==> flow/design.v <==
module pixel_sort_asc (
	 input clk, reset, soft_rst,
	 input enable, 
	 input      [15:0] Pixel_in1, Pixel_in2, Pixel_in3, Pixel_in4 , Pixel_in5 , Pixel_in6, Pixel_in7, Pixel_in8,
	 output reg [15:0] Pixel_out1, Pixel_out2, Pixel_out3, Pixel_out4 , Pixel_out5 , Pixel_out6, Pixel_out7, Pixel_out8,    output reg valid_out
);
integer i, j;
reg [15:0] array [1:8]; 
reg [15:0] temp;
reg [15:0] in1, in2, in3, in4, in5, in6, in7, in8;
always @(posedge clk)
 begin
 if (reset)
     begin
	  in1 <= 0;
	  in2 <= 0; 
	  in3 <= 0; 
	  in4 <=	0;
	  in5 <=	0; 
	  in6 <=	0; 
	  in7 <=	0; 
	  in8 <=	0; 
	  valid_out <= 0; 
		 Pixel_out1 <= 0;
		 Pixel_out2 <= 0;
		 Pixel_out3 <= 0;
		 Pixel_out4 <= 0;
		 Pixel_out5 <= 0;
		 Pixel_out6 <= 0;
		 Pixel_out7 <= 0;
		 Pixel_out8 <= 0; 
	  end 
	  else if(soft_rst)
		 begin 
	    in1 <=  0;
		 in2 <=  0; 
	    in3 <=  0; 
	    in4 <=	0;
	    in5 <=	0; 
	    in6 <=	0; 
	    in7 <=	0; 
	    in8 <=	0; 
	    valid_out <= 0; 
		 Pixel_out1 <= 0;
		 Pixel_out2 <= 0;
		 Pixel_out3 <= 0;
		 Pixel_out4 <= 0;
		 Pixel_out5 <= 0;
		 Pixel_out6 <= 0;
		 Pixel_out7 <= 0;
		 Pixel_out8 <= 0; 
       end
		 else  if(enable)
		 begin
       valid_out <= 1;
		in1<= Pixel_in1;
		in2<= Pixel_in2; 
		in3<= Pixel_in3; 
		in4<= Pixel_in4;  
		in5<=	Pixel_in5; 
		in6<=	Pixel_in6; 
		in7<=	Pixel_in7; 
		in8<=	Pixel_in8; 
		 Pixel_out1 <= array[8];
		 Pixel_out2 <= array[7];
		 Pixel_out3 <= array[6];
		 Pixel_out4 <= array[5];
		 Pixel_out5 <= array[4];
		 Pixel_out6 <= array[3];
		 Pixel_out7 <= array[2];
		 Pixel_out8 <= array[1];
	  	end
		 else begin
		 valid_out <= 0;
		 in1 <=  0;
		 in2 <=  0; 
	    in3 <=  0; 
	    in4 <=	0;
	    in5 <=	0; 
	    in6 <=	0; 
	    in7 <=	0; 
	    in8 <=	0; 
		 Pixel_out1 <= 0;
		 Pixel_out2 <= 0;
		 Pixel_out3 <= 0;
		 Pixel_out4 <= 0;
		 Pixel_out5 <= 0;
		 Pixel_out6 <= 0;
		 Pixel_out7 <= 0;
		 Pixel_out8 <= 0; 
       end	
 end 
 always @(*)
  begin
 if (reset)
     begin
		 array[1] =  0; 
		 array[2] =	 0;
		 array[3] =  0;
		 array[4] =  0;
		 array[5] =  0;
		 array[6] =  0;
		 array[7] =  0;
		 array[8] =  0;
	  end 
	  else if(soft_rst)
		 begin 
	    array[1] =  0; 
		 array[2] =	 0;
		 array[3] =  0;
		 array[4] =  0;
		 array[5] =  0;
		 array[6] =  0;
		 array[7] =  0;
		 array[8] =  0;
	     end
	else  begin
			 array[1] =  Pixel_in1; 
			 array[2] =	 Pixel_in2;
			 array[3] =  Pixel_in3;
			 array[4] =  Pixel_in4;
			 array[5] =  Pixel_in5;
			 array[6] =  Pixel_in6;
			 array[7] =  Pixel_in7;
			 array[8] =  Pixel_in8;
 for ( i= 8; i>0; i=i-1) begin
		for(j=1; j<i; j=j+1) begin 
		 if (array[j] < array[j + 1])
          begin
            temp = array[j];
            array[j] = array[j + 1];
            array[j + 1] = temp;
				end
		   end
		end
	end
 end 
endmodule 
* Step by step through the tools: pixel_sort_asc
Tool output for the design above, in the order of the flow. Lines are those of the file above, counted from 1. Cell names lack the library's common part. The mark n/a stands for no value.
Inputs: top pixel_sort_asc, clock input clk, cell library sky130hd, timing corner tt_025C_1v80

* Word level
Counts by Yosys on the flattened word-level netlist (proc, flatten, opt, wreduce). Print and check cells are left out. Cells with the same type and inputs are merged into one.
Bit counts: register bits after elaboration 129, bits of input ports 132, output and inout bits 129, cells after elaboration 97
Operators by class: $lt $le $gt $ge 28, muxes and demuxes 57, bitwise logic cells 1, reduce/logical cells 2
Operators by type and width (number):
- two-way mux 16 bit | 56
- < comparator 16 bit | 28
- OR reduction 3 bit | 1
- OR reduction 2 bit | 1
- inverter 1 bit | 1
- two-way mux 1 bit | 1

* Depth
Depth = most cells in a row (Yosys ltp): at word level without a register or memory, in the mapped netlist without a sequential cell, where the memories' decode and read muxes count.
Logic depth: depth in word-level cells 26, ABC_AREA 0, mapped depth 192, depth with buffers taken out 171

* Netlist
Source: synth_stat.txt of the flow (Yosys; design flattened, memories mapped). It holds for the ABC_AREA given above (unset counts as 0); a run with the other value may have another netlist. Totals and module areas in this step are rounded.
Cells by type (number):
- ha_1 | 387
- dfxtp_1 | 129
- a21oi_1 | 431
- mux2i_1 | 197
- o21ai_0 | 347
- nor2_1 | 455
- nand2_1 | 364
- inv_1 | 279
- a21o_1 | 95
- nand4_1 | 79
- clkbuf_1 | 126
- a211oi_1 | 62
- mux2_2 | 28
- nor2b_1 | 45
- nand3_1 | 53
- nand2b_1 | 41
- o22ai_1 | 33
- nor3_1 | 34
Not listed: further types 82, cells in them 386.
Mapped netlist: cell count 3571, chip area (Yosys) 0.0242 mm², sequential part of the area 0.002582 mm², flip-flops 129, buffers 160

* Worst setup path after synthesis
OpenSTA on the mapped netlist: ideal clock, no wires. The path of least setup slack (recovery checks aside). Input and output delay are each 20% of the period. Register names are those of the netlist, which keeps one name where synthesis merged equal registers.
Timing after synthesis: path kind input to register, start input Pixel_in2[1], end register Pixel_out8[15], period 38.0 ns, input delay 7.600 ns, time at the first pin 7.600 ns, data arrival time 39.397 ns, path slack -1.533 ns, delay of the path 31.932 ns, driving pins on the path 180, buffers on the path 19, period reached after synthesis 39.533 ns
"delay of the path" is the arrival time less input delay plus setup time. "driving pins on the path" counts driving pins, that of a launching flip-flop among them; a cell with two outputs on the path counts twice. "period reached after synthesis" is the clock period less the worst setup slack; recovery checks do not enter. This is arithmetic on one report: input and output delays are still those of the set period (20% each). Between the ends stands the longest chain of elaborated cells between them, by number of cells; it is not shown to be the way that was timed. Of several equally long chains one is given. A line is the first line of the expression or statement that the cell stems from. Yosys adds cells for indexed reads and writes and turns some case tables into memories. At most two assigning lines are given for a register; there are more.
Between the ends, after synthesis: cell sequence inv_1 -> ha_1 -> a2111o_1 -> a311o_1 -> nor2_1 -> clkbuf_1 -> clkbuf_1 -> nor2_1 -> a21oi_1 -> inv_1 -> ha_1 -> a21oi_1 -> o21ai_1 -> a211o_1 -> or3_1 -> o31ai_4 -> clkbuf_1 -> clkbuf_1 -> [144 not listed] -> a21oi_1 -> inv_1 -> o41ai_4 -> buf_4 -> mux2i_1 -> ha_1 -> nor2b_1 -> o21ai_0 -> nand2b_1 -> a21oi_1 -> nor2b_1 -> o21ai_0 -> nand2b_1 -> a221oi_1 -> o21ai_1 -> nor2_2 -> buf_2 -> o22ai_1, cells in the longest elaborated chain 26, elaborated cells on any way between the ends 77, source lines of those cells 1, classes of those cells compare: 28; mux: 49
Ends and longest elaborated chain, after synthesis:
- start: declaration | line 4 | input [15:0] Pixel_in1, Pixel_in2, Pixel_in3, Pixel_in4 , Pixel_in5 , Pixel_in6, Pixel_in7, Pixel_in8,
- < comparator 16 bit | line 128 | if (array[j] < array[j + 1])
- two-way mux 16 bit | line 128
- < comparator 16 bit | line 128
- two-way mux 16 bit | line 128
- < comparator 16 bit | line 128
- two-way mux 16 bit | line 128
- < comparator 16 bit | line 128
- [12 not listed]
- two-way mux 16 bit | line 128
- < comparator 16 bit | line 128
- two-way mux 16 bit | line 128
- < comparator 16 bit | line 128
- two-way mux 16 bit | line 128
- < comparator 16 bit | line 128
- two-way mux 16 bit | line 128
- end: assignment | line 71 | Pixel_out8 <= array[1];
- end: assignment | line 90 | Pixel_out8 <= 0;
- end: declaration | line 5 | output reg [15:0] Pixel_out1, Pixel_out2, Pixel_out3, Pixel_out4 , Pixel_out5 , Pixel_out6, Pixel_out7, Pixel_ ...

* Timing after layout
Path of least setup slack in the final report of entry A (OpenROAD, finished layout, wires in). Where an end is a register, its clock arrival counts in the times.
Timing after layout: path kind input to register, start input Pixel_in2[1], end register Pixel_out8[9], period 38.0 ns, input delay 7.60 ns, time at the first pin 7.60 ns, data arrival time 36.26 ns, path slack 2.07 ns, driving pins on the path 153, buffers on the path 21
Between the ends stands the longest chain of elaborated cells between them, by number of cells; it is not shown to be the way that was timed. Of several equally long chains one is given. At most two assigning lines are given for a register; there are more.
Between the ends, after layout: cell sequence clkdlybuf4s50_1 -> inv_2 -> ha_1 -> a2111o_1 -> a311o_1 -> nor2_4 -> clkbuf_16 -> nor2_1 -> a21oi_1 -> buf_4 -> inv_1 -> ha_1 -> and4_1 -> a211o_1 -> or3_4 -> o31ai_4 -> buf_6 -> buf_4 -> [117 not listed] -> a21oi_2 -> inv_2 -> o41ai_4 -> buf_4 -> buf_4 -> mux2i_1 -> ha_1 -> o21ai_1 -> nand2b_1 -> a21oi_2 -> nor2b_1 -> o21ai_1 -> nand2b_1 -> a221oi_2 -> o21a_2 -> buf_6 -> a21oi_1 -> a211oi_1, cells in the longest elaborated chain 26, elaborated cells on any way between the ends 77, source lines of those cells 1, classes of those cells compare: 28; mux: 49
Ends and longest elaborated chain, after layout:
- start: declaration | line 4 | input [15:0] Pixel_in1, Pixel_in2, Pixel_in3, Pixel_in4 , Pixel_in5 , Pixel_in6, Pixel_in7, Pixel_in8,
- < comparator 16 bit | line 128 | if (array[j] < array[j + 1])
- two-way mux 16 bit | line 128
- < comparator 16 bit | line 128
- two-way mux 16 bit | line 128
- < comparator 16 bit | line 128
- two-way mux 16 bit | line 128
- < comparator 16 bit | line 128
- [12 not listed]
- two-way mux 16 bit | line 128
- < comparator 16 bit | line 128
- two-way mux 16 bit | line 128
- < comparator 16 bit | line 128
- two-way mux 16 bit | line 128
- < comparator 16 bit | line 128
- two-way mux 16 bit | line 128
- end: assignment | line 71 | Pixel_out8 <= array[1];
- end: assignment | line 90 | Pixel_out8 <= 0;
- end: declaration | line 5 | output reg [15:0] Pixel_out1, Pixel_out2, Pixel_out3, Pixel_out4 , Pixel_out5 , Pixel_out6, Pixel_out7, Pixel_ ...

Subject: flow runs of pixel_sort_asc

Hi,

Below are 5 stored runs of the flow (Yosys, OpenROAD; platform sky130hd) on pixel_sort_asc, each with its settings and what was measured, unordered. Constraints: input delay and output delay 20% of the set period each, output load 0.01 pF.
"achieved period": clock period set for the run, less the worst setup slack. It is reckoned from that one timing run; input and output delays stay at 20% of the period that was set.
"critical setup path time" is the time allowed to the run's worst setup path (the clock period less input and output delay, where it has them) less its slack. Clock arrival times count: a late capture clock shortens it, a late launch clock lengthens it.
Values from the reports are rounded here.

* Entry A | settings: CORE_UTILIZATION 40; SETUP_SLACK_MARGIN 1.0; period_ns 38.0; CAP_MARGIN 20; CORE_MARGIN 2; SLEW_MARGIN 20 | results: worst hold slack in the final report 7.819 ns; critical setup path time 28.33 ns; critical path type input to register; lowest setup slack 2.070 ns; synthesis area 0.0242 mm²; final setup TNS 0.000 ns; die size 0.06248 mm²; standard-cell area after routing 0.03376 mm²; achieved period 35.930 ns; utilization after layout 56.1%
* Entry B | settings: CELL_PAD_IN_SITES_DETAIL_PLACEMENT 1; CORE_ASPECT_RATIO 1.98; GPL_ROUTABILITY_DRIVEN 0; GPL_TIMING_DRIVEN 0; HOLD_SLACK_MARGIN 0.13; SETUP_SLACK_MARGIN 5.0; TNS_END_PERCENT 70; period_ns 38.0; CAP_MARGIN 20; CORE_MARGIN 2; CORE_UTILIZATION 40; SLEW_MARGIN 20 | stopped before the end: routing reported GRT-0116
* Entry C | settings: CELL_PAD_IN_SITES_DETAIL_PLACEMENT 2; CELL_PAD_IN_SITES_GLOBAL_PLACEMENT 0; CORE_ASPECT_RATIO 0.78; CORE_MARGIN 4; CORE_UTILIZATION 40; MIN_ROUTING_LAYER met2; PLACE_DENSITY_LB_ADDON 0.11; SETUP_SLACK_MARGIN 1.0; SLEW_MARGIN 0; period_ns 38.0; CAP_MARGIN 20 | stopped before the end: placement reported DPL-0033
* Entry D | settings: CORE_UTILIZATION 40; SETUP_SLACK_MARGIN 1.0; period_ns 36.5; CAP_MARGIN 20; CORE_MARGIN 2; SLEW_MARGIN 20 | results: worst hold slack in the final report 7.513 ns; critical setup path time 27.50 ns; critical path type input to register; lowest setup slack 1.702 ns; synthesis area 0.0242 mm²; final setup TNS 0.000 ns; die size 0.06248 mm²; standard-cell area after routing 0.03703 mm²; achieved period 34.798 ns; utilization after layout 61.6%
* Entry E | settings: ABC_AREA 0; CELL_PAD_IN_SITES_DETAIL_PLACEMENT 0; CORE_UTILIZATION 57; GPL_ROUTABILITY_DRIVEN 0; GPL_TIMING_DRIVEN 1; MAX_ROUTING_LAYER met4; PLACE_DENSITY_LB_ADDON 0.18; TNS_END_PERCENT 15; period_ns 63.2; CAP_MARGIN 20; CORE_MARGIN 2; SLEW_MARGIN 20 | results: worst hold slack in the final report 12.86 ns; critical setup path time 38.93 ns; critical path type input to register; lowest setup slack 11.63 ns; synthesis area 0.0242 mm²; final setup TNS 0.000 ns; die size 0.04411 mm²; standard-cell area after routing 0.02776 mm²; achieved period 51.574 ns; utilization after layout 66.2%

Regards
